==> flow/design.v <==
module RCServo(clk, rst, RxD_data, RCServo_pulse);
input clk;
input rst;
input [9:0] RxD_data;
output RCServo_pulse;
reg [9:0] RxD_data_reg;
always @(posedge clk) if(rst) RxD_data_reg <= 10'd0; else RxD_data_reg <= RxD_data;
parameter ClkDiv = 195;   
reg [7:0] ClkCount;
reg ClkTick;
always @(posedge clk) if(rst) ClkTick <= 1'b0; else ClkTick <= (ClkCount==ClkDiv-2);  
always @(posedge clk) if(rst) ClkCount <= 8'b0; else if(ClkTick) ClkCount <= 8'b0; else ClkCount <= ClkCount + 1'b1; 
reg [11:0] PulseCount;
always @(posedge clk) if(rst) PulseCount <= 12'b0; else if(ClkTick) PulseCount <= PulseCount + 1'b1;  
reg [9:0] RCServo_position;
always @(posedge clk) if(rst) RCServo_position <= 10'd0; else if(PulseCount==0) RCServo_position <= RxD_data_reg; 
reg RCServo_pulse;
always @(posedge clk) if(rst) RCServo_pulse <= 1'b0; else RCServo_pulse <= (PulseCount < {2'b00,RCServo_position}); 
endmodule
module multiplexerServo(select, normalSort, servoTest, muxOut);
input [0:0] select;		 
input [9:0] normalSort, servoTest;	 
output [9:0] muxOut;	 
reg [9:0] muxOut;	 
parameter normal = 1'b0, test = 1'b1;  
always@(select or normalSort or servoTest)
	begin
		case(select)
			normal:
				begin
				muxOut <= normalSort;	 
				end
			test:
				begin
				muxOut <= servoTest;	 
				end
		endcase
	end
endmodule
module multiplexerFour(select, muxOut, startOut, controllerInput, maintenanceInput, controllerStart, maintenanceStart);
input [0:0] select;	 
input controllerStart, maintenanceStart;	 
input [2:0] controllerInput, maintenanceInput;	 
output startOut;	 
output [2:0] muxOut;	 
reg startOut;
reg [2:0] muxOut;
parameter controller = 1'b0, maintenance = 1'b1; 
always@(select or controllerInput or maintenanceStart or controllerStart or maintenanceInput)
	begin
		case(select)
			controller:
				begin
				startOut <= controllerStart;	 
				muxOut <= controllerInput;	 
				end
			maintenance:
				begin
				startOut <= maintenanceStart;	 
				muxOut <= maintenanceInput;	 
				end
		endcase
	end
endmodule
module multiplexerOutput(select, normalOutput, maintenanceOutput, muxOut);
input [0:0] select;		 
input [2:0] normalOutput, maintenanceOutput;	 
output [2:0] muxOut;	 
reg [2:0] muxOut;	 
parameter normal = 1'b0, maintenance = 1'b1;  
always@(select or normalOutput or maintenanceOutput)
	begin
		case(select)
			normal:
				begin
				muxOut <= normalOutput;	 
				end
			maintenance:
				begin
				muxOut <= maintenanceOutput;	 
				end
		endcase
	end
endmodule
module multiplexerSeven(select, mbedInput, controllerOutput, maintenanceOutput);
input [0:0] select;	 
input [6:0] mbedInput;	 
output [6:0] controllerOutput, maintenanceOutput;	 
reg [6:0] controllerOutput, maintenanceOutput;	 
parameter controller = 1'b0, maintenance = 1'b1;  
always@(select or mbedInput)
	begin
		case(select)
			controller:
				begin
				controllerOutput <= mbedInput;	 
				maintenanceOutput <= 7'b0111111;	 
				end
			maintenance:
				begin
				maintenanceOutput <= mbedInput;	 
				controllerOutput <= 7'b1101110;	 
				end
		endcase
	end
endmodule
module multiplexerThree(select, controllerInput, maintenanceInput, controllerStart, maintenanceStart, startOut, muxOut);
input [0:0] select;
input [0:0] controllerStart, maintenanceStart;
input [1:0] controllerInput, maintenanceInput;
output [0:0] startOut;
output [1:0] muxOut;
reg [0:0] startOut;
reg [1:0] muxOut;
parameter controller = 1'b0, maintenance = 1'b1; 
always@(select or controllerStart or controllerInput or maintenanceStart or maintenanceInput)
	begin
		case(select)
			controller:
				begin
				startOut <= controllerStart;
				muxOut <= controllerInput;
				end
			maintenance:
				begin
				startOut <= maintenanceStart;
				muxOut <= maintenanceInput;
				end
		endcase
	end
endmodule
module controller(clk, rst, mbedInput, mbedOutput, sortStart, sortColour, dispenseStart, dispense, sortCompleteIn, dispenseCompleteIn);
input rst;
input clk;					 
input [6:0] mbedInput;		 
input sortCompleteIn, dispenseCompleteIn;
output [2:0] mbedOutput;	 
output [2:0] sortColour;	 
output [0:0] sortStart, dispenseStart;	 
output [1:0] dispense;		 
reg [6:0] mbedInput_reg;	 
reg [6:0] mbedInputCheck;
reg [0:0] sortStart;
reg [2:0] sortColour;
reg [0:0] dispenseStart;
reg [1:0] dispense;			
reg [2:0] mbedOutput;
reg sortCompleteOut, dispenseCompleteOut;
reg recieved;
reg [15:0] count;
always@(posedge clk)
	if(rst)
		begin
		mbedInput_reg <= 0;
		mbedInputCheck <= 0;
		sortStart <= 0;
		sortColour <= 0;
		dispenseStart <= 0;
		dispense <= 0;
		mbedOutput <= 0;
		sortCompleteOut <= 0;
		dispenseCompleteOut <= 0;
		recieved <= 0;
		count <= 0;
		end
	else
	begin
	if(sortCompleteIn == 1'b1)	 
		begin
		sortCompleteOut <= 1'b1;	 
		end
	if(dispenseCompleteIn == 1'b1)  
		begin
		dispenseCompleteOut <= 1'b1;  
		end
	if(mbedInputCheck != mbedInput)
		begin
		mbedInputCheck <= mbedInput;	 
		mbedInput_reg <= mbedInput;	 
		recieved <= 1'b1;	 
		sortCompleteOut <= 1'b0;	 
		dispenseCompleteOut <= 1'b0;	 
		end
	else
		begin
		if(count >= 50000)	 
			begin
			count <= 16'b0;
			recieved <= 1'b0;
			end
		else
			begin
			count <= count + 1'b1;
			end
		end
	sortStart <= mbedInput_reg[0:0];		 
	sortColour <= mbedInput_reg[3:1];	 
	dispenseStart <= mbedInput_reg[4:4];	 
	dispense <= mbedInput_reg[6:5];		 
	mbedOutput[0:0] <= recieved;		 
	mbedOutput[1:1] <= sortCompleteOut;	 
	mbedOutput[2:2] <= dispenseCompleteOut;	 
	end
endmodule
module dispense(clk, rst, start, dispense, dispenseServoRed, dispenseServoGreenBlue, complete, redLED, greenLED, blueLED);
input rst;
input clk, start;  
input [1:0] dispense;	 
output [9:0] dispenseServoRed, dispenseServoGreenBlue;	 
output complete;
output [0:0] redLED, greenLED, blueLED;
reg [3:0] state;  
reg [9:0] dispenseServoRed, dispenseServoGreenBlue;  
reg [14:0] pause;  
reg [1:0] dispense_reg, dispenseCheck;  
reg complete;
reg [0:0] redLED, greenLED, blueLED;
parameter control = 4'd0, red = 4'd1, redSecond = 4'd2, redThird = 4'd3, green = 4'd4, greenSecond = 4'd5, greenThird = 4'd6, blue = 4'd7, blueSecond = 4'd8, blueThird = 4'd9;
always@(posedge clk)
	if(rst)
		begin
		dispenseServoRed <= 10'd440;
		dispenseServoGreenBlue <= 10'd375;
		state <= 0;
		pause <= 0;
		dispense_reg <= 0;
		dispenseCheck <= 0;
		complete <= 0;
		redLED <= 0;
		greenLED <= 0;
		blueLED <= 0;
		end
	else
	begin
		if(dispense != dispenseCheck)	 
			begin
			dispenseCheck <= dispense;	 
			dispense_reg <= dispense;	 
			complete <= 1'b0;
			end
		if(start == 1'b1)	 
			begin
				case(state)
						control:		 
							begin
							if(dispense_reg == 2'b00)	 
								begin
								dispense_reg <= 2'b11;	 
								state <= red;			 
								end
							else if(dispense_reg == 2'b01)	 
								begin
								dispense_reg <= 2'b11;	 
								state <= green;			 
								end
							else if(dispense_reg == 2'b10)	 
								begin
								dispense_reg <= 2'b11;	 
								state <= blue;			 
								end
							else
								begin
								state <= control;		 
								end
							end
						red:			 
							begin
							redLED <= 1'b1;
							dispenseServoRed <= 10'd200;	 
							state <= redSecond;			 
							end
						redSecond:		 
							begin
							if(pause >= 30000)		 
								begin
								pause <= 15'b0;				 
								dispenseServoRed <= 10'd440;	 
								state <= redThird;
								end
							else
								begin
								pause <= pause + 1'b1;		 
								state <= redSecond;		 
								end
							end
						redThird:
							begin
							if(pause >= 20000)		 
								begin
								pause <= 15'b0;
								complete <= 1'b1;	 
								redLED <= 1'b0;
								state <= control;	 
								end
							else
								begin
								pause <= pause + 1'b1;
								state <= redThird;
								end
							end
						green:			 
							begin
							greenLED <= 1'b1;
							dispenseServoGreenBlue <= 10'd355;
							if(pause >= 15000)		 
								begin
								pause <= 15'b0;
								state <= greenSecond;				 
								end
							else
								begin
								pause <= pause + 1'b1;
								state <= green;
								end						
							end
						greenSecond:	 
							begin
							dispenseServoGreenBlue <= 10'd590;	 
							if(pause >= 20000)		 
								begin
								pause <= 15'b0;				 
								state <= greenThird;
								end
							else
								begin
								pause <= pause + 1'b1;		 
								state <= greenSecond;	 
								end
							end
						greenThird:
							begin
							dispenseServoGreenBlue <= 10'd375;	 
							if(pause >= 20000)		 
								begin
								pause <= 15'b0;
								complete <= 1'b1;	 
								greenLED <= 1'b0;
								state <= control;	 
								end
							else
								begin
								pause <= pause + 1'b1;
								state <= greenThird;
								end
							end
						blue:			 
							begin
							blueLED <= 1'b1;
							dispenseServoGreenBlue <= 10'd395;
							if(pause >= 15000)		 
								begin
								pause <= 15'b0;
								state <= blueSecond;			 
								end
							else
								begin
								pause <= pause + 1'b1;
								state <= blue;
								end
							end
						blueSecond:		 
							begin
							dispenseServoGreenBlue <= 10'd10;	 
							if(pause >= 20000)			 
								begin
								pause <= 15'b0;					 
								state <= blueThird;
								end
							else
								begin
								pause <= pause + 1'b1;		 
								state <= blueSecond;	 
								end
							end
						blueThird:
							begin
								dispenseServoGreenBlue <= 10'd375;	 
								if(pause >= 20000)		 
								begin
								pause <= 15'b0;
								complete <= 1'b1;	 
								blueLED <= 1'b0;
								state <= control;	 
								end
							else
								begin
								pause <= pause + 1'b1;
								state <= blueThird;
								end
							end
				endcase
			end
	end	
endmodule
module sort(clk, rst, start, colour, sortServoRedBlue, sortServoGreenOther, sortServoBinRecycle, liftUp, liftDown, complete, redLED, greenLED, blueLED);
input rst;
input clk, start;
input [2:0] colour;
output [9:0] sortServoRedBlue, sortServoGreenOther, sortServoBinRecycle;
output [0:0] liftUp, liftDown;
output complete;
output [0:0] redLED, greenLED, blueLED;
reg [9:0] sortServoRedBlue, sortServoGreenOther, sortServoBinRecycle;
reg [0:0] liftUp, liftDown;
reg [3:0] state;
reg [16:0] pause;
reg [2:0] colour_reg, colourCheck;
reg complete;
reg [0:0] redLED, greenLED, blueLED;
parameter colourSense = 4'd0, red = 4'd1, redSecond = 4'd2, green = 4'd3, greenSecond = 4'd4,
		  blue = 4'd5, blueSecond = 4'd6, bin = 4'd7, binSecond = 4'd8, binThird = 4'd9,
		  recycle = 4'd10, recycleSecond = 4'd11, recycleThird = 4'd12, lift = 4'd13, liftTwo = 4'd14, liftThree = 4'd15;
always@(posedge clk)
	if(rst)
		begin
		sortServoRedBlue <= 10'd355;
		sortServoGreenOther <= 10'd340;
		sortServoBinRecycle <= 10'd580;
		liftUp <= 1'b1;
		liftDown <= 1'b0;
		state <= 0;
		pause <= 0;
		colour_reg <= 0;
		colourCheck <= 0;
		complete <= 0;
		redLED <= 0;
		greenLED <= 0;
		blueLED <= 0;
		end
	else
	begin
		if(colour != colourCheck)
				begin
					colourCheck <= colour;
					colour_reg <= colour;
					complete <= 1'b0;
				end
		if(start == 1'b1)
			begin
				case(state)
					colourSense:					 
						begin
							if(colour_reg == 3'b000)	 
								begin
								colour_reg <= 3'b111;	 
								state <= red;
								end
							else if(colour_reg == 3'b001)  
								begin
								colour_reg <= 3'b111;	 
								state <= green;
								end
							else if(colour_reg == 3'b010)	 
								begin
								colour_reg <= 3'b111;	 
								state <= blue;
								end
							else if(colour_reg == 3'b011)	 
								begin
								colour_reg <= 3'b111;	 
								state <= bin;
								end
							else if(colour_reg == 3'b100)	 
								begin
								colour_reg <= 3'b111;	 
								state <= recycle;
								end
							else if(colour_reg == 3'b101)	 
								begin
								colour_reg <= 3'b111;	 
								state <= lift;
								end
							else
								begin
								state <= colourSense;
								end
						end
					red:							 
						begin
						redLED <= 1'b1;
						sortServoRedBlue <= 10'd570;   
							if(pause >= 20000)		 
								begin
								pause <= 17'b0;                  
								sortServoRedBlue <= 10'd355;     
								state <= redSecond;  
								end
							else
								begin
								pause <= pause + 1'b1;	 
								state <= red;	 
								end                    
						end
					redSecond:
						begin
						if(pause >= 5000)		 
							begin
							pause <= 17'b0;
							complete <= 1'b1;	 
							redLED <= 1'b0;
							state <= colourSense;  
							end
						else
							begin
							pause <= pause + 1'b1;
							state <= redSecond;
							end
						end
					green:							 
						begin
						greenLED <= 1'b1;
						sortServoGreenOther <= 10'd70; 	 
							if(pause >= 20000)		 
								begin
								pause <= 17'b0;
								sortServoGreenOther <= 10'd340;	 
								state <= greenSecond;			 
								end
							else						 
								begin
								pause <= pause + 1'b1;	 
								state <= green;			 
								end				 
						end
					greenSecond:
						begin
						if(pause >= 5000)		 
							begin
							pause <= 17'b0;
							complete <= 1'b1;	 
							greenLED <= 1'b0;
							state <= colourSense;  
							end
						else
							begin
							pause <= pause + 1'b1;	 
							state <= greenSecond;	 
							end	
						end
					blue:							 
						begin
						blueLED <= 1'b1;
						sortServoRedBlue <= 10'd185;   
							if(pause >= 20000)	 
								begin
								pause <= 17'b0;                  
								sortServoRedBlue <= 10'd355;     
								state <= blueSecond;
								end
							else
								begin
								pause <= pause + 1'b1;	 
								state <= blue;	 
								end					
						end
					blueSecond:
						begin
						if(pause >= 5000)	 
							begin
							pause <= 17'b0;
							complete <= 1'b1;	 
							blueLED <= 1'b0;
							state <= colourSense;		 
							end
						else
							begin
							pause <= pause + 1'b1;
							state <= blueSecond;
							end
						end
					bin:							 
						begin
						sortServoGreenOther <= 10'd560;	 
						sortServoBinRecycle <= 10'd350;	 
							if(pause >= 20000)	 
								begin
								pause <= 17'b0;																
								sortServoGreenOther <= 10'd340;	 
								state <= binSecond;	 
								end
							else
								begin
								pause <= pause + 1'b1;	 
								state <= bin;	 
								end			
						end
					binSecond:
						begin
						if(pause >= 20000)	 
								begin
								pause <= 17'b0;
								sortServoBinRecycle <= 10'd580;	 
								state <= binThird;
								end
							else
								begin
								pause <= pause + 1'b1;	 
								state <= binSecond;	 
								end
						end
					binThird:
						begin
						if(pause >= 5000)	 
							begin
							pause <= 17'b0;
							complete <= 1'b1;	 
							state <= colourSense;			 
							end
						else
							begin
							pause <= pause + 1'b1;
							state <= binThird;
							end
						end
					recycle:						 
						begin
						sortServoGreenOther <= 10'd560;	 
						sortServoBinRecycle <= 10'd580;	 
							if(pause >= 20000)	 
								begin
								pause <= 17'b0;								
								sortServoGreenOther <= 10'd340;	 
								state <= recycleSecond;		 
								end
							else
								begin
								pause <= pause + 1'b1;	 
								state <= recycle;	 
								end										
						end
					recycleSecond:
						begin
						if(pause >= 20000)	 
							begin
							pause <= 17'b0;
							sortServoBinRecycle <= 10'd350;	 
							state <= recycleThird;
							end
						else
							begin
							pause <= pause + 1'b1;	 
							state <= recycleSecond;	 
							end	
						end
					recycleThird:
						begin
						if(pause >= 5000)		 
							begin
							pause <= 17'b0;
							complete <= 1'b1;	 
							state <= colourSense;	 
							end
						else
							begin
							pause <= pause + 1'b1;
							state <= recycleThird;
							end
						end
					lift:				 
						begin
						liftUp <= 1'b0; 
						liftDown <= 1'b0; 
						if(pause >= 100000)	 
							begin
							pause <= 17'b0;
							state <= liftTwo;	 
							end
						else
							begin
							pause <= pause + 1'b1;
							state <= lift;
							end
						end
					liftTwo:
						begin
						liftUp <= 1'b1; 
						liftDown <= 1'b0; 
						if(pause >= 10000)		 
							begin
							pause <= 17'b0;
							state <= liftThree;
							end
						else
							begin
							pause <= pause + 1'b1;
							state <= liftTwo;
							end
						end
					liftThree:
						begin
						liftUp <= 1'b1;  
						liftDown <= 1'b1; 
						if(pause >= 100000)		 
							begin
							pause <= 17'b0;
							liftUp <= 1'b1; 
							liftDown <= 1'b0; 
							complete <= 1'b1;	 
							state <= colourSense;
							end
						else
							begin
							pause <= pause + 1'b1;
							state <= liftThree;
							end
						end
				endcase
		end
	end
endmodule
module maintenance(clk, rst, inputSignal, results, sortStart, dispenseStart, sortColour, dispense, sortComplete, dispenseComplete,
			selectRedBlue, selectGreenOther, selectBinRecycle, selectRed, selectGreenBlue, positionRedBlue, positionGreenOther, positionBinRecycle, positionRed, positionGreenBlue, state);
input rst;
input clk;
input [6:0] inputSignal;
input sortComplete, dispenseComplete;
output [2:0] results;
output [2:0] sortColour;	 
output sortStart, dispenseStart;	 
output [1:0] dispense;		 
output [9:0] positionRedBlue, positionGreenOther, positionBinRecycle, positionRed, positionGreenBlue;
output selectRedBlue, selectGreenOther, selectBinRecycle, selectRed, selectGreenBlue;
output [4:0] state;
reg [4:0] state;
reg [0:0] start;
reg [5:0] controlSignal;
reg [5:0] controlSignal_reg;
reg [5:0] controlSignalCheck;
reg [2:0] sortColour;
reg sortStart, dispenseStart;
reg [1:0] dispense;
reg [2:0] results;
reg [0:0] complete;
reg [0:0] received;
reg [14:0] pause;
reg [15:0] count;
reg [9:0] positionRedBlue, positionGreenOther, positionBinRecycle, positionRed, positionGreenBlue;
reg selectRedBlue, selectGreenOther, selectBinRecycle, selectRed, selectGreenBlue;
parameter control = 5'd0, binHopper = 5'd1, dispenseRed = 5'd2, dispenseGreen = 5'd3, dispenseBlue = 5'd4,
		  testRedBlueLeft = 5'd5, testRedBlueCentre = 5'd6, testRedBlueRight = 5'd7, testGreenOtherUp = 5'd8,
		  testGreenOtherCentre = 5'd9, testGreenOtherDown = 5'd10, testBinRecycleLeft = 5'd11,
		  testBinRecycleRight = 5'd12, testRedPush = 5'd13, testRedHome = 5'd14, testGreenBlueLeft = 5'd15,
		  testGreenBlueCentre = 5'd16, testGreenBlueRight = 5'd17, maintenanceEND = 5'd18;
always@(posedge clk)
	if(rst) results <= 3'b0; else
	begin
	results[0:0] <= received;
	results[1:1] <= complete;
	results[2:2] <= 1'b0;
	end
always@(posedge clk)
	if(rst)
		begin
		dispense <= 2'b11;
		sortColour <= 3'b111;
		state <= 0;
		pause <= 0;
		count <= 0;
		start <= 0;
		controlSignal <= 0;
		controlSignal_reg <= 0;
		controlSignalCheck <= 0;
		sortStart <= 0;
		dispenseStart <= 0;
		complete <= 0;
		received <= 0;
		positionRedBlue <= 0;
		positionGreenOther <= 0;
		positionBinRecycle <= 0;
		positionRed <= 0;
		positionGreenBlue <= 0;
		selectRedBlue <= 0;
		selectGreenOther <= 0;
		selectBinRecycle <= 0;
		selectRed <= 0;
		selectGreenBlue <= 0;
		end
	else
	begin
		controlSignal <= inputSignal[5:0];	 
		start <= inputSignal[6:6];			 
		if(controlSignal != controlSignalCheck)	 
			begin
			controlSignalCheck <= controlSignal;	 
			controlSignal_reg <= controlSignal;		 
			received <= 1'b1;	 
			complete <= 1'b0;	 
			end
		else if(count == 50000)	 
			begin
			count <= 16'b0;
			received <= 1'b0;
			end
		else
			begin
			count <= count + 1'b1;
			end
		if(start)	 
			begin
				case(state)
					control:
						begin
							if(controlSignal_reg == 6'b000001)	 
								begin
								controlSignal_reg <= 6'b111111;	 
								state <= binHopper;
								end
							else if(controlSignal_reg == 6'b000010)	 
								begin
								controlSignal_reg <= 6'b111111;	 
								state <= dispenseRed;
								end
							else if(controlSignal_reg == 6'b000011)	 
								begin
								controlSignal_reg <= 6'b111111;	 
								state <= dispenseGreen;
								end
							else if(controlSignal_reg == 6'b000100)	 
								begin
								controlSignal_reg <= 6'b111111;	 
								state <= dispenseBlue;
								end
							else if(controlSignal_reg == 6'b000101)	 
								begin
								controlSignal_reg <= 6'b111111;	 
								state <= testRedBlueLeft;
								end
							else if(controlSignal_reg == 6'b000110)	 
								begin
								controlSignal_reg <= 6'b111111;	 
								state <= testRedBlueCentre;
								end
							else if(controlSignal_reg == 6'b000111)	 
								begin
								controlSignal_reg <= 6'b111111;	 
								state <= testRedBlueRight;
								end
							else if(controlSignal_reg == 6'b001000)	 
								begin
								controlSignal_reg <= 6'b111111;	 
								state <= testGreenOtherUp;
								end
							else if(controlSignal_reg == 6'b001001)	 
								begin
								controlSignal_reg <= 6'b111111;	 
								state <= testGreenOtherCentre;
								end
							else if(controlSignal_reg == 6'b001010)	 
								begin
								controlSignal_reg <= 6'b111111;	 
								state <= testGreenOtherDown;
								end
							else if(controlSignal_reg == 6'b001011)	 
								begin
								controlSignal_reg <= 6'b111111;	 
								state <= testBinRecycleLeft;
								end
							else if(controlSignal_reg == 6'b001100)	 
								begin
								controlSignal_reg <= 6'b111111;	 
								state <= testBinRecycleRight;
								end
							else if(controlSignal_reg == 6'b001101)	 
								begin
								controlSignal_reg <= 6'b111111;	 
								state <= testRedPush;	
								end
							else if(controlSignal_reg == 6'b001110)	 
								begin
								controlSignal_reg <= 6'b111111;	 
								state <= testRedHome;
								end
							else if(controlSignal_reg == 6'b001111)	 
								begin
								controlSignal_reg <= 6'b111111;	 
								state <= testGreenBlueLeft;
								end
							else if(controlSignal_reg == 6'b010000)	 
								begin
								controlSignal_reg <= 6'b111111;	 
								state <= testGreenBlueCentre;
								end
							else if(controlSignal_reg == 6'b010001)	 
								begin
								controlSignal_reg <= 6'b111111;	 
								state <= testGreenBlueRight;
								end
							else if(controlSignal_reg == 6'b010010)	 
								begin
								controlSignal_reg <= 6'b111111;	 
								state <= maintenanceEND;
								end
							else		 
								begin
								state <= control;
								end
						end
					binHopper:			 
						begin
						sortStart <= 1'b1;	 
						sortColour <= 3'b011;	 
						if(sortComplete)	 
							begin
							sortColour <= 3'b111;	 
							sortStart <= 1'b0;		 
							complete <= 1'b1;		 
							state <= control;		
							end
						else				 
							begin
							state <= binHopper;
							end
						end
					dispenseRed:		 
						begin
						dispenseStart <= 1'b1;	 
						dispense <= 2'b00;		 
						if(dispenseComplete)	 
							begin
							dispense <= 2'b11;	 
							dispenseStart <= 1'b0;	 
							complete <= 1'b1;	 
							state <= control;	 
							end
						else
							begin
							state <= dispenseRed;	 
							end
						end
					dispenseGreen:		 
						begin
						dispenseStart <= 1'b1;	 
						dispense <= 2'b01;		 
						if(dispenseComplete)	 
							begin
							dispense <= 2'b11;	 
							dispenseStart <= 1'b0;	 
							complete <= 1'b1;	 
							state <= control;	 
							end
						else
							begin
							state <= dispenseGreen;	 
							end
						end
					dispenseBlue:		 
						begin
						dispenseStart <= 1'b1;	 
						dispense <= 2'b10;		 
						if(dispenseComplete)	 
							begin
							dispense <= 2'b11;	 
							dispenseStart <= 1'b0;	 
							complete <= 1'b1;	 
							state <= control;	 
							end
						else
							begin
							state <= dispenseBlue;  
							end
						end
					testRedBlueLeft:
						begin
						selectRedBlue <= 1'b1;
						positionRedBlue <= 10'd570;	 
						if(pause == 25000)	 
							begin
							pause <= 15'b0;	 
							complete <= 1'b1;
							state <= control;	 
							end
						else
							begin
							pause <= pause + 1'b1;
							state <= testRedBlueLeft;
							end
						end
					testRedBlueCentre:
						begin
						selectRedBlue <= 1'b1;
						positionRedBlue <= 10'd355;	 
						if(pause == 25000)	 
							begin
							pause <= 15'b0;	 
							complete <= 1'b1;
							state <= control;	 
							end
						else
							begin
							pause <= pause + 1'b1;	 
							state <= testRedBlueCentre;	 
							end
						end
					testRedBlueRight:
						begin
						selectRedBlue <= 1'b1;
						positionRedBlue <= 10'd185;	 
						if(pause == 25000)	 
							begin
							pause <= 15'b0;	 
							complete <= 1'b1;
							state <= control;	 
							end
						else
							begin
							pause <= pause + 1'b1;	 
							state <= testRedBlueRight;	 
							end
						end
					testGreenOtherUp:
						begin
						selectGreenOther <= 1'b1;
						positionGreenOther <= 10'd560;	 
						if(pause == 25000)	 
							begin
							pause <= 15'b0;	 
							complete <= 1'b1;
							state <= control;	 
							end
						else
							begin
							pause <= pause + 1'b1;	 
							state <= testGreenOtherUp;	 
							end
						end
					testGreenOtherCentre:
						begin
						selectGreenOther <= 1'b1;
						positionGreenOther <= 10'd340;	 
						if(pause == 25000)	 
							begin
							pause <= 15'b0;	 
							complete <= 1'b1;
							state <= control;	 
							end
						else
							begin
							pause <= pause + 1'b1;	 
							state <= testGreenOtherCentre;	 
							end
						end
					testGreenOtherDown:
						begin
						selectGreenOther <= 1'b1;
						positionGreenOther <= 10'd70;	 
						if(pause == 25000)	 
							begin
							pause <= 15'b0;	 
							complete <= 1'b1;
							state <= control;	 
							end
						else
							begin
							pause <= pause + 1'b1;	 
							state <= testGreenOtherDown;	 
							end
						end
					testBinRecycleLeft:
						begin
						selectBinRecycle <= 1'b1;
						positionBinRecycle <= 10'd350;	 
						if(pause == 25000)	 
							begin
							pause <= 15'b0;	 
							complete <= 1'b1;
							state <= control;	 
							end
						else
							begin
							pause <= pause + 1'b1;	 
							state <= testBinRecycleLeft;	 
							end
						end
					testBinRecycleRight:
						begin
						selectBinRecycle <= 1'b1;
						positionBinRecycle <= 10'd580;	 
						if(pause == 25000)	 
							begin
							pause <= 15'b0;	 
							complete <= 1'b1;
							state <= control;	 
							end
						else
							begin
							pause <= pause + 1'b1;	 
							state <= testBinRecycleRight;	 
							end
						end
					testRedPush:
						begin
						selectRed <= 1'b1;
						positionRed <= 10'd200;	 
						if(pause == 25000)	 
							begin
							pause <= 15'b0;	 
							complete <= 1'b1;
							state <= control;	 
							end
						else
							begin
							pause <= pause + 1'b1;	 
							state <= testRedPush;	 
							end
						end
					testRedHome:
						begin
						selectRed <= 1'b1;
						positionRed <= 10'd440;	 
						if(pause == 25000)	 
							begin
							pause <= 15'b0;	 
							complete <= 1'b1;
							state <= control;	 
							end
						else
							begin
							pause <= pause + 1'b1;	 
							state <= testRedHome;	 
							end
						end
					testGreenBlueLeft:
						begin
						selectGreenBlue <= 1'b1;
						positionGreenBlue <= 10'd550;	 
						if(pause == 25000)	 
							begin
							pause <= 15'b0;	 
							complete <= 1'b1;
							state <= control;	 
							end
						else
							begin
							pause <= pause + 1'b1;	 
							state <= testGreenBlueLeft;	 
							end
						end
					testGreenBlueCentre:
						begin
						selectGreenBlue <= 1'b1;
						positionGreenBlue <= 10'd355;	 
						if(pause == 25000)	 
							begin
							pause <= 15'b0;	 
							complete <= 1'b1;
							state <= control;	 
							end
						else
							begin
							pause <= pause + 1'b1;	 
							state <= testGreenBlueCentre;	 
							end
						end
					testGreenBlueRight:
						begin
						selectGreenBlue <= 1'b1;
						positionGreenBlue <= 10'd10;	 
						if(pause == 25000)	 
							begin
							pause <= 15'b0;	 
							complete <= 1'b1;
							state <= control;	 
							end
						else
							begin
							pause <= pause + 1'b1;	 
							state <= testGreenBlueRight;	 
							end
						end
					maintenanceEND:
						begin
						selectRedBlue <= 1'b1;
						selectGreenOther <= 1'b1;
						selectBinRecycle <= 1'b1;
						selectRed <= 1'b1;
						selectGreenBlue <= 1'b1;
						positionRedBlue <= 10'd355;
						positionGreenOther <= 10'd355;
						positionBinRecycle <= 10'd580;
						positionRed <= 10'd440;
						positionGreenBlue <= 10'd355;
						if(pause == 25000)	 
							begin
							pause <= 15'b0;
							selectRedBlue <= 1'b0;
							selectGreenOther <= 1'b0;
							selectBinRecycle <= 1'b0;
							selectRed <= 1'b0;
							selectGreenBlue <= 1'b0;
							complete <= 1'b1;
							state <= control;
							end
						else
							begin
							pause <= pause + 1'b1;
							state <= maintenanceEND;
							end
						end
				endcase
			end
	end
endmodule
module System(
	clk,
	rst,
	mbed,
	select,
	GreenBlueServoOut,
	RedServoOut,
	BinRecycleServoOut,
	RedBlueServoOut,
	GreenOtherServoOut,
	dispenseBlueLED,
	dispenseComplete,
	dispenseGreenLED,
	dispenseRedLED,
	mainState,
	mbedOutput,
	results,
	sortBlueLED,
	sortComplete,
	sortGreenLED,
	sortRedLED
);
input	clk;
input	rst;
input	[6:0] mbed;
input	[0:0] select;
output	GreenBlueServoOut;
output	RedServoOut;
output	BinRecycleServoOut;
output	RedBlueServoOut;
output	GreenOtherServoOut;
output	[0:0] dispenseBlueLED;
output	[0:0] dispenseComplete;
output	[0:0] dispenseGreenLED;
output	[0:0] dispenseRedLED;
output	[4:0] mainState;
output	[2:0] mbedOutput;
output	[2:0] results;
output	[0:0] sortBlueLED;
output	[0:0] sortComplete;
output	[0:0] sortGreenLED;
output	[0:0] sortRedLED;
wire	[1:0] conDispenseColour;
wire	[0:0] conDispenseStart;
wire	[2:0] conSortColour;
wire	[0:0] conSortStart;
wire	[2:0] controllerOutput;
wire	[0:0] dispenseComplete_ALTERA_SYNTHESIZED;
wire	[9:0] mainBinRecycle;
wire	[1:0] mainDispenseColour;
wire	[0:0] maindispenseStart;
wire	[9:0] mainGreenBlue;
wire	[9:0] mainGreenOther;
wire	[9:0] mainRed;
wire	[9:0] mainRedBlue;
wire	[2:0] mainSortColour;
wire	[0:0] mainSortStart;
wire	[2:0] maintenanceOutput;
wire	[9:0] normalBinRecycle;
wire	[9:0] normalGreenBlue;
wire	[9:0] normalGreenOther;
wire	[9:0] normalRed;
wire	[9:0] normalRedBlue;
wire	[0:0] selectBinRecycle;
wire	[0:0] selectGreenBlue;
wire	[0:0] selectGreenOther;
wire	[0:0] selectRed;
wire	[0:0] selectRedBlue;
wire	[0:0] sortComplete_ALTERA_SYNTHESIZED;
wire	[0:0] startSort;
wire	[9:0] SYNTHESIZED_WIRE_0;
wire	[9:0] SYNTHESIZED_WIRE_1;
wire	[9:0] SYNTHESIZED_WIRE_2;
wire	[2:0] SYNTHESIZED_WIRE_3;
wire	[6:0] SYNTHESIZED_WIRE_4;
wire	[6:0] SYNTHESIZED_WIRE_5;
wire	[0:0] SYNTHESIZED_WIRE_6;
wire	[1:0] SYNTHESIZED_WIRE_7;
wire	[9:0] SYNTHESIZED_WIRE_8;
wire	[9:0] SYNTHESIZED_WIRE_9;
RCServo	b2v_BinRecycleServo(.clk(clk),.rst(rst),
.RxD_data(SYNTHESIZED_WIRE_0),.RCServo_pulse(BinRecycleServoOut));
defparam	b2v_BinRecycleServo.ClkDiv = 4;
multiplexerServo	b2v_BinRecycleServoMux(.normalSort(normalBinRecycle),
.select(selectBinRecycle),.servoTest(mainBinRecycle),.muxOut(SYNTHESIZED_WIRE_0));
defparam	b2v_BinRecycleServoMux.normal = 'b0;
defparam	b2v_BinRecycleServoMux.test = 'b1;
RCServo	b2v_GreenBlueServo(.clk(clk),.rst(rst),
.RxD_data(SYNTHESIZED_WIRE_1),.RCServo_pulse(GreenBlueServoOut));
defparam	b2v_GreenBlueServo.ClkDiv = 4;
multiplexerServo	b2v_GreenBlueServoMux(.normalSort(normalGreenBlue),
.select(selectGreenBlue),.servoTest(mainGreenBlue),.muxOut(SYNTHESIZED_WIRE_1));
defparam	b2v_GreenBlueServoMux.normal = 'b0;
defparam	b2v_GreenBlueServoMux.test = 'b1;
RCServo	b2v_GreenOtherServo(.clk(clk),.rst(rst),
.RxD_data(SYNTHESIZED_WIRE_2),.RCServo_pulse(GreenOtherServoOut));
defparam	b2v_GreenOtherServo.ClkDiv = 4;
multiplexerServo	b2v_GreenOtherServoMux(.normalSort(normalGreenOther),
.select(selectGreenOther),.servoTest(mainGreenOther),.muxOut(SYNTHESIZED_WIRE_2));
defparam	b2v_GreenOtherServoMux.normal = 'b0;
defparam	b2v_GreenOtherServoMux.test = 'b1;
sort	b2v_inst(.clk(clk),.rst(rst),
.start(startSort),.colour(SYNTHESIZED_WIRE_3),.complete(sortComplete_ALTERA_SYNTHESIZED),.blueLED(sortBlueLED),.greenLED(sortGreenLED),.redLED(sortRedLED),.sortServoBinRecycle(normalBinRecycle),.sortServoGreenOther(normalGreenOther),.sortServoRedBlue(normalRedBlue));
defparam	b2v_inst.bin = 'b0111;
defparam	b2v_inst.binSecond = 'b1000;
defparam	b2v_inst.binThird = 'b1001;
defparam	b2v_inst.blue = 'b0101;
defparam	b2v_inst.blueSecond = 'b0110;
defparam	b2v_inst.colourSense = 'b0000;
defparam	b2v_inst.green = 'b0011;
defparam	b2v_inst.greenSecond = 'b0100;
defparam	b2v_inst.recycle = 'b1010;
defparam	b2v_inst.recycleSecond = 'b1011;
defparam	b2v_inst.recycleThird = 'b1100;
defparam	b2v_inst.red = 'b0001;
defparam	b2v_inst.redSecond = 'b0010;
multiplexerFour	b2v_inst11(.controllerStart(conSortStart),
.maintenanceStart(mainSortStart),.controllerInput(conSortColour),.maintenanceInput(mainSortColour),.select(select),.startOut(startSort),.muxOut(SYNTHESIZED_WIRE_3));
defparam	b2v_inst11.controller = 'b0;
defparam	b2v_inst11.maintenance = 'b1;
multiplexerOutput	b2v_inst12(.maintenanceOutput(maintenanceOutput),
.normalOutput(controllerOutput),.select(select),.muxOut(mbedOutput));
defparam	b2v_inst12.maintenance = 'b1;
defparam	b2v_inst12.normal = 'b0;
multiplexerThree	b2v_inst17(.controllerInput(conDispenseColour),
.controllerStart(conDispenseStart),.maintenanceInput(mainDispenseColour),.maintenanceStart(maindispenseStart),.select(select),.muxOut(SYNTHESIZED_WIRE_7),.startOut(SYNTHESIZED_WIRE_6));
defparam	b2v_inst17.controller = 'b0;
defparam	b2v_inst17.maintenance = 'b1;
maintenance	b2v_inst2(.clk(clk),.rst(rst),
.sortComplete(sortComplete_ALTERA_SYNTHESIZED),.dispenseComplete(dispenseComplete_ALTERA_SYNTHESIZED),.inputSignal(SYNTHESIZED_WIRE_4),.sortStart(mainSortStart),.dispenseStart(maindispenseStart),.selectRedBlue(selectRedBlue),.selectGreenOther(selectGreenOther),.selectBinRecycle(selectBinRecycle),.selectRed(selectRed),.selectGreenBlue(selectGreenBlue),.dispense(mainDispenseColour),.positionBinRecycle(mainBinRecycle),.positionGreenBlue(mainGreenBlue),.positionGreenOther(mainGreenOther),.positionRed(mainRed),.positionRedBlue(mainRedBlue),.results(maintenanceOutput),.sortColour(mainSortColour),.state(mainState));
defparam	b2v_inst2.binHopper = 'b00001;
defparam	b2v_inst2.control = 'b00000;
defparam	b2v_inst2.dispenseBlue = 'b00100;
defparam	b2v_inst2.dispenseGreen = 'b00011;
defparam	b2v_inst2.dispenseRed = 'b00010;
defparam	b2v_inst2.maintenanceEND = 'b10010;
defparam	b2v_inst2.testBinRecycleLeft = 'b01011;
defparam	b2v_inst2.testBinRecycleRight = 'b01100;
defparam	b2v_inst2.testGreenBlueCentre = 'b10000;
defparam	b2v_inst2.testGreenBlueLeft = 'b01111;
defparam	b2v_inst2.testGreenBlueRight = 'b10001;
defparam	b2v_inst2.testGreenOtherCentre = 'b01001;
defparam	b2v_inst2.testGreenOtherDown = 'b01010;
defparam	b2v_inst2.testGreenOtherUp = 'b01000;
defparam	b2v_inst2.testRedBlueCentre = 'b00110;
defparam	b2v_inst2.testRedBlueLeft = 'b00101;
defparam	b2v_inst2.testRedBlueRight = 'b00111;
defparam	b2v_inst2.testRedHome = 'b01110;
defparam	b2v_inst2.testRedPush = 'b01101;
controller	b2v_inst3(.clk(clk),.rst(rst),
.sortCompleteIn(sortComplete_ALTERA_SYNTHESIZED),.dispenseCompleteIn(dispenseComplete_ALTERA_SYNTHESIZED),.mbedInput(SYNTHESIZED_WIRE_5),.dispense(conDispenseColour),.dispenseStart(conDispenseStart),.mbedOutput(controllerOutput),.sortColour(conSortColour),.sortStart(conSortStart));
multiplexerSeven	b2v_inst4(.mbedInput(mbed),
.select(select),.controllerOutput(SYNTHESIZED_WIRE_5),.maintenanceOutput(SYNTHESIZED_WIRE_4));
defparam	b2v_inst4.controller = 'b0;
defparam	b2v_inst4.maintenance = 'b1;
dispense	b2v_inst6(.clk(clk),.rst(rst),
.start(SYNTHESIZED_WIRE_6),.dispense(SYNTHESIZED_WIRE_7),.complete(dispenseComplete_ALTERA_SYNTHESIZED),.blueLED(dispenseBlueLED),.dispenseServoGreenBlue(normalGreenBlue),.dispenseServoRed(normalRed),.greenLED(dispenseGreenLED),.redLED(dispenseRedLED));
defparam	b2v_inst6.blue = 'b0111;
defparam	b2v_inst6.blueSecond = 'b1000;
defparam	b2v_inst6.blueThird = 'b1001;
defparam	b2v_inst6.control = 'b0000;
defparam	b2v_inst6.green = 'b0100;
defparam	b2v_inst6.greenSecond = 'b0101;
defparam	b2v_inst6.greenThird = 'b0110;
defparam	b2v_inst6.red = 'b0001;
defparam	b2v_inst6.redSecond = 'b0010;
defparam	b2v_inst6.redThird = 'b0011;
RCServo	b2v_RedBlueServo(.clk(clk),.rst(rst),
.RxD_data(SYNTHESIZED_WIRE_8),.RCServo_pulse(RedBlueServoOut));
defparam	b2v_RedBlueServo.ClkDiv = 4;
multiplexerServo	b2v_RedBlueServoMux(.normalSort(normalRedBlue),
.select(selectRedBlue),.servoTest(mainRedBlue),.muxOut(SYNTHESIZED_WIRE_8));
defparam	b2v_RedBlueServoMux.normal = 'b0;
defparam	b2v_RedBlueServoMux.test = 'b1;
RCServo	b2v_RedServo(.clk(clk),.rst(rst),
.RxD_data(SYNTHESIZED_WIRE_9),.RCServo_pulse(RedServoOut));
defparam	b2v_RedServo.ClkDiv = 4;
multiplexerServo	b2v_RedServoMux(.normalSort(normalRed),
.select(selectRed),.servoTest(mainRed),.muxOut(SYNTHESIZED_WIRE_9));
defparam	b2v_RedServoMux.normal = 'b0;
defparam	b2v_RedServoMux.test = 'b1;
assign	dispenseComplete = dispenseComplete_ALTERA_SYNTHESIZED;
assign	results = maintenanceOutput;
assign	sortComplete = sortComplete_ALTERA_SYNTHESIZED;
endmodule
Tool chain data of System
What the tools print for System, step after step.
Lines are those of the file above, counted from 1.
Operators carry their Yosys type and port widths (W data, S select, Z words).
Cell names lack the library's common part.
Not given: -

inputs
  top module = System
  clock input = clk
  library = sky130hd
  corner = tt_025C_1v80

After elaboration
Yosys after proc, flatten, opt, wreduce and memory -nomap, before mapping. Memory bits, and registers merged into a memory's read port (data or address), are not among the register bits. Print and check cells are not counted.

word-level totals
  bits in registers = 475
  input bits = 10
  output and inout port bits = 24
  cells after elaboration = 491

cells by class
  $add $sub $neg = 15
  $lt $le $gt $ge = 13
  equal/unequal tests = 87
  mux-type cells = 190
  bitwise gates (word level) = 6
  reductions and logical operators = 92

operator list
  cell                     number
  $pmux W10 S2             10
  $mux W6                  21
  $mux W5                  21
  $pmux W5 S19             1
  $mux W4                  22
  $pmux W10 S4             2
  $mux W15                 5
  $pmux W17 S4             1
  $mux W17                 4
  $pmux W4 S16             1
  $add A12 B1 Y12 const B  5
  $lt A12 B10 Y1           5
  $logic_not A12 Y1        5
  $pmux W10 S3             2
  $mux W3                  20
  $pmux W10 S5             1
  $mux W10                 5
  $eq A6 B4 Y1 const B     8
  $pmux W15 S3             1
  $reduce_and A2 Y1        20
  $eq A4 B4 Y1 const B     10
  $eq A5 B4 Y1 const B     8
  $add A8 B1 Y8 const B    5
  $eq A8 B2 Y1 const B     5
  $pmux W4 S10             1
  $reduce_bool A2 Y1       17
  $add A16 B1 Y16 const B  2
  $reduce_or A2 Y1         16

Not listed: further kinds 61, cells in them 179.

Longest topological paths
Longest topological path by Yosys (ltp), each cell counted once; first at word level (registers and memories cut), then after technology mapping (sequential cells cut; the memories' decode and read muxes count).

depth
  word-level depth = 22
  ABC_AREA = 0
  mapped depth = 9
  depth with buffers taken out = 8

Netlist
The flow's flattened synthesis, as Yosys stat reports it; memories are mapped. The netlist is that of the ABC_AREA named above (0 if unset); the other value can give another one.
The area totals of this step are shown rounded.

cell types
  cell type  number  total area (sq um)
  dfxtp_1    400     8,007.68
  nor2_1     334     1.25E+03
  xor2_1     99      867.082
  ha_1       69      863.328
  mux2i_1    68      680.653
  a21oi_1    132     660.634
  nand2_1    144     540.518
  nand3_1    87      435.418
  xnor2_1    48      420.403
  inv_1      96      360.346
  and3_1     53      331.568
  o21ai_0    62      310.298
  clkbuf_1   63      236.477
  nor3_1     40      200.192
  nand4_1    29      181.424
  nor4_1     26      162.656
  nor2b_1    24      150.144
  o21a_1     13      97.594

Other cell types: 56; their cells: 222.

synthesis totals
  standard cells after synthesis = 2,009
  cell area after synthesis = 17,600 sq um
  sequential part of the area = 8,010 sq um
  flip-flop cells = 400
  buffers = 81

By module: a second synthesis without flattening, with its own total; a netlist apart from the flattened one above.

second synthesis, totals
  cells (unflattened synthesis) = 2,391
  area (unflattened synthesis) = 21,800 sq um

Each row is one instance without its submodules.

by module
  module              times used  cells  area (sq um)  sequential area (sq um)
  RCServo (ClkDiv=4)  5           204    1,940         841
  maintenance         1           555    4,750         1,900
  sort                1           322    2,760         1,160
  dispense            1           245    2,020         861
  controller          1           169    1,530         721
  multiplexerServo    5           11     161           0.0
  multiplexerSeven    1           15     104           0.0
  multiplexerFour     1           4      45.0          0.0
  multiplexerThree    1           3      33.8          0.0
  multiplexerOutput   1           3      33.8          0.0
  System              1           0      0.0           0.0

Timing after synthesis
Source: OpenSTA report_checks on the synthesized netlist (no wires, ideal clock, input and output delay 20% of the period each), path of least setup slack; recovery checks are left aside. Register names are those of the netlist, which keeps one name where synthesis merged equal registers.

timing path post-synthesis
  path kind = input -> output
  from = input port select[0]
  to = output port mbedOutput[0]
  clock period = 10.0 ns
  input delay = 2.000 ns
  output delay = 2.000 ns
  launch time at the first pin = 2.000 ns
  arrival time = 2.917 ns
  data required time = 8.000 ns
  path slack = 5.083 ns
  path delay = 0.917 ns
  stages = 4
  path buffers = 3
  synthesis period reached = 4.917 ns

"path delay" is the arrival time less input delay plus setup time.
A path that ends at an output port has no setup time.
"stages": output pins that drive a net of the path, with the launching flip-flop's if there is one; two outputs of one cell count as two.
"synthesis period reached" = period - worst setup slack (recovery checks aside). The figure is calculated, with input and output delays left at 20% of the set period.
The rows between start and end are the longest chain of elaborated cells between them; the timing report does not say that the signal goes this way. Where chains are equally long, one stands for them.
Each line given opens the expression or statement behind the cell; cells for indexed reads and writes are added by Yosys, which also makes memories of some case tables.

between the ends, post-synthesis
  cells stage by stage = buf_6 -> buf_4 -> clkbuf_1 -> mux2_2
  cells in the longest elaborated chain = 2
  elaborated cells on any way between the ends = 2
  those cells by class = mux: 1; logic: 1

ends and longest elaborated chain, post-synthesis
  what         RTL line  RTL
  from (decl)  1228      input [0:0] select;
  $not A1 Y1   73        case(select)
  $pmux W3 S2  73
  to (decl)    1239      output [2:0] mbedOutput;

Worst path after layout
From the final timing report of run 1: the path of least setup slack in the routed layout; clock arrival at registers is part of the times.

timing path post-layout
  path kind = input -> output
  from = input port select[0]
  to = output port mbedOutput[1]
  clock period = 4.69 ns
  input delay = 0.94 ns
  output delay = 0.94 ns
  launch time at the first pin = 0.94 ns
  arrival time = 2.79 ns
  data required time = 3.75 ns
  path slack = 0.96 ns
  stages = 3
  path buffers = 2

The rows between start and end are the longest chain of elaborated cells between them; the timing report does not say that the signal goes this way. Where chains are equally long, one stands for them.

between the ends, post-layout
  cells stage by stage = clkdlybuf4s50_1 -> mux2_2 -> clkdlybuf4s50_1
  cells in the longest elaborated chain = 2
  elaborated cells on any way between the ends = 2
  those cells by class = mux: 1; logic: 1

ends and longest elaborated chain, post-layout
  what         RTL line  RTL
  from (decl)  1228      input [0:0] select;
  $not A1 Y1   73        case(select)
  $pmux W3 S2  73
  to (decl)    1239      output [2:0] mbedOutput;

Subject: flow runs of System

Hi,

Record of 3 stored runs of the RTL-to-layout flow on System, platform sky130hd. The runs are unordered. Constraints: input delay and output delay 20% of the set period each, output load 0.01 pF.
"clock period achieved": clock period set for the run, less the worst setup slack. It is reckoned from that one timing run; input and output delays stay at 20% of the period that was set.
"time on the worst setup path" = time allowed to the worst setup path (clock period - input delay - output delay, where it has them) - its slack; a late launch clock adds to it, a late capture clock takes from it.
"total design power" rests on the timing tool's default activity at the inputs, not on a simulated workload.
Results are given in rounded form.
A setting shown as n/a is not set for that run.

name                                            run 1            run 2            run 3
CORE_UTILIZATION                                36               40               44
CTS_CLUSTER_DIAMETER                            324              n/a              41
CTS_CLUSTER_SIZE                                87               n/a              59
MAX_ROUTING_LAYER                               met4             n/a              n/a
MIN_ROUTING_LAYER                               met1             n/a              n/a
PLACE_DENSITY_LB_ADDON                          0.09             n/a              n/a
SETUP_SLACK_MARGIN                              0.25             n/a              0.84
SLEW_MARGIN                                     25               20               10
period_ns                                       4.69             5.68             8.49
CAP_MARGIN                                      20               20               20
CORE_MARGIN                                     2                2                2
CELL_PAD_IN_SITES_GLOBAL_PLACEMENT              n/a              n/a              2
CORE_ASPECT_RATIO                               n/a              n/a              1.03
GPL_TIMING_DRIVEN                               n/a              n/a              1
HOLD_SLACK_MARGIN                               n/a              n/a              -0.07
TNS_END_PERCENT                                 n/a              n/a              20
final worst hold slack (ns)                     0.464            0.446            0.451
post-route setup TNS (ns)                       0.000            0.000            0.000
total design power (uW)                         5,260            6,200            4,590
standard-cell area of the final layout (sq um)  18,700           19,900           20,300
setup slack of the critical path (ns)           0.963            1.73             3.42
mapped cell area after synthesis (sq um)        17,600           17,600           17,600
time on the worst setup path (ns)               1.85             1.67             1.67
critical path type                              input -> output  input -> output  input -> output
final design utilization (%)                    38.9             46.0             51.3
clock period achieved (ns)                      3.727            3.946            5.068
die size (sq um)                                50,500           45,600           41,500

Regards
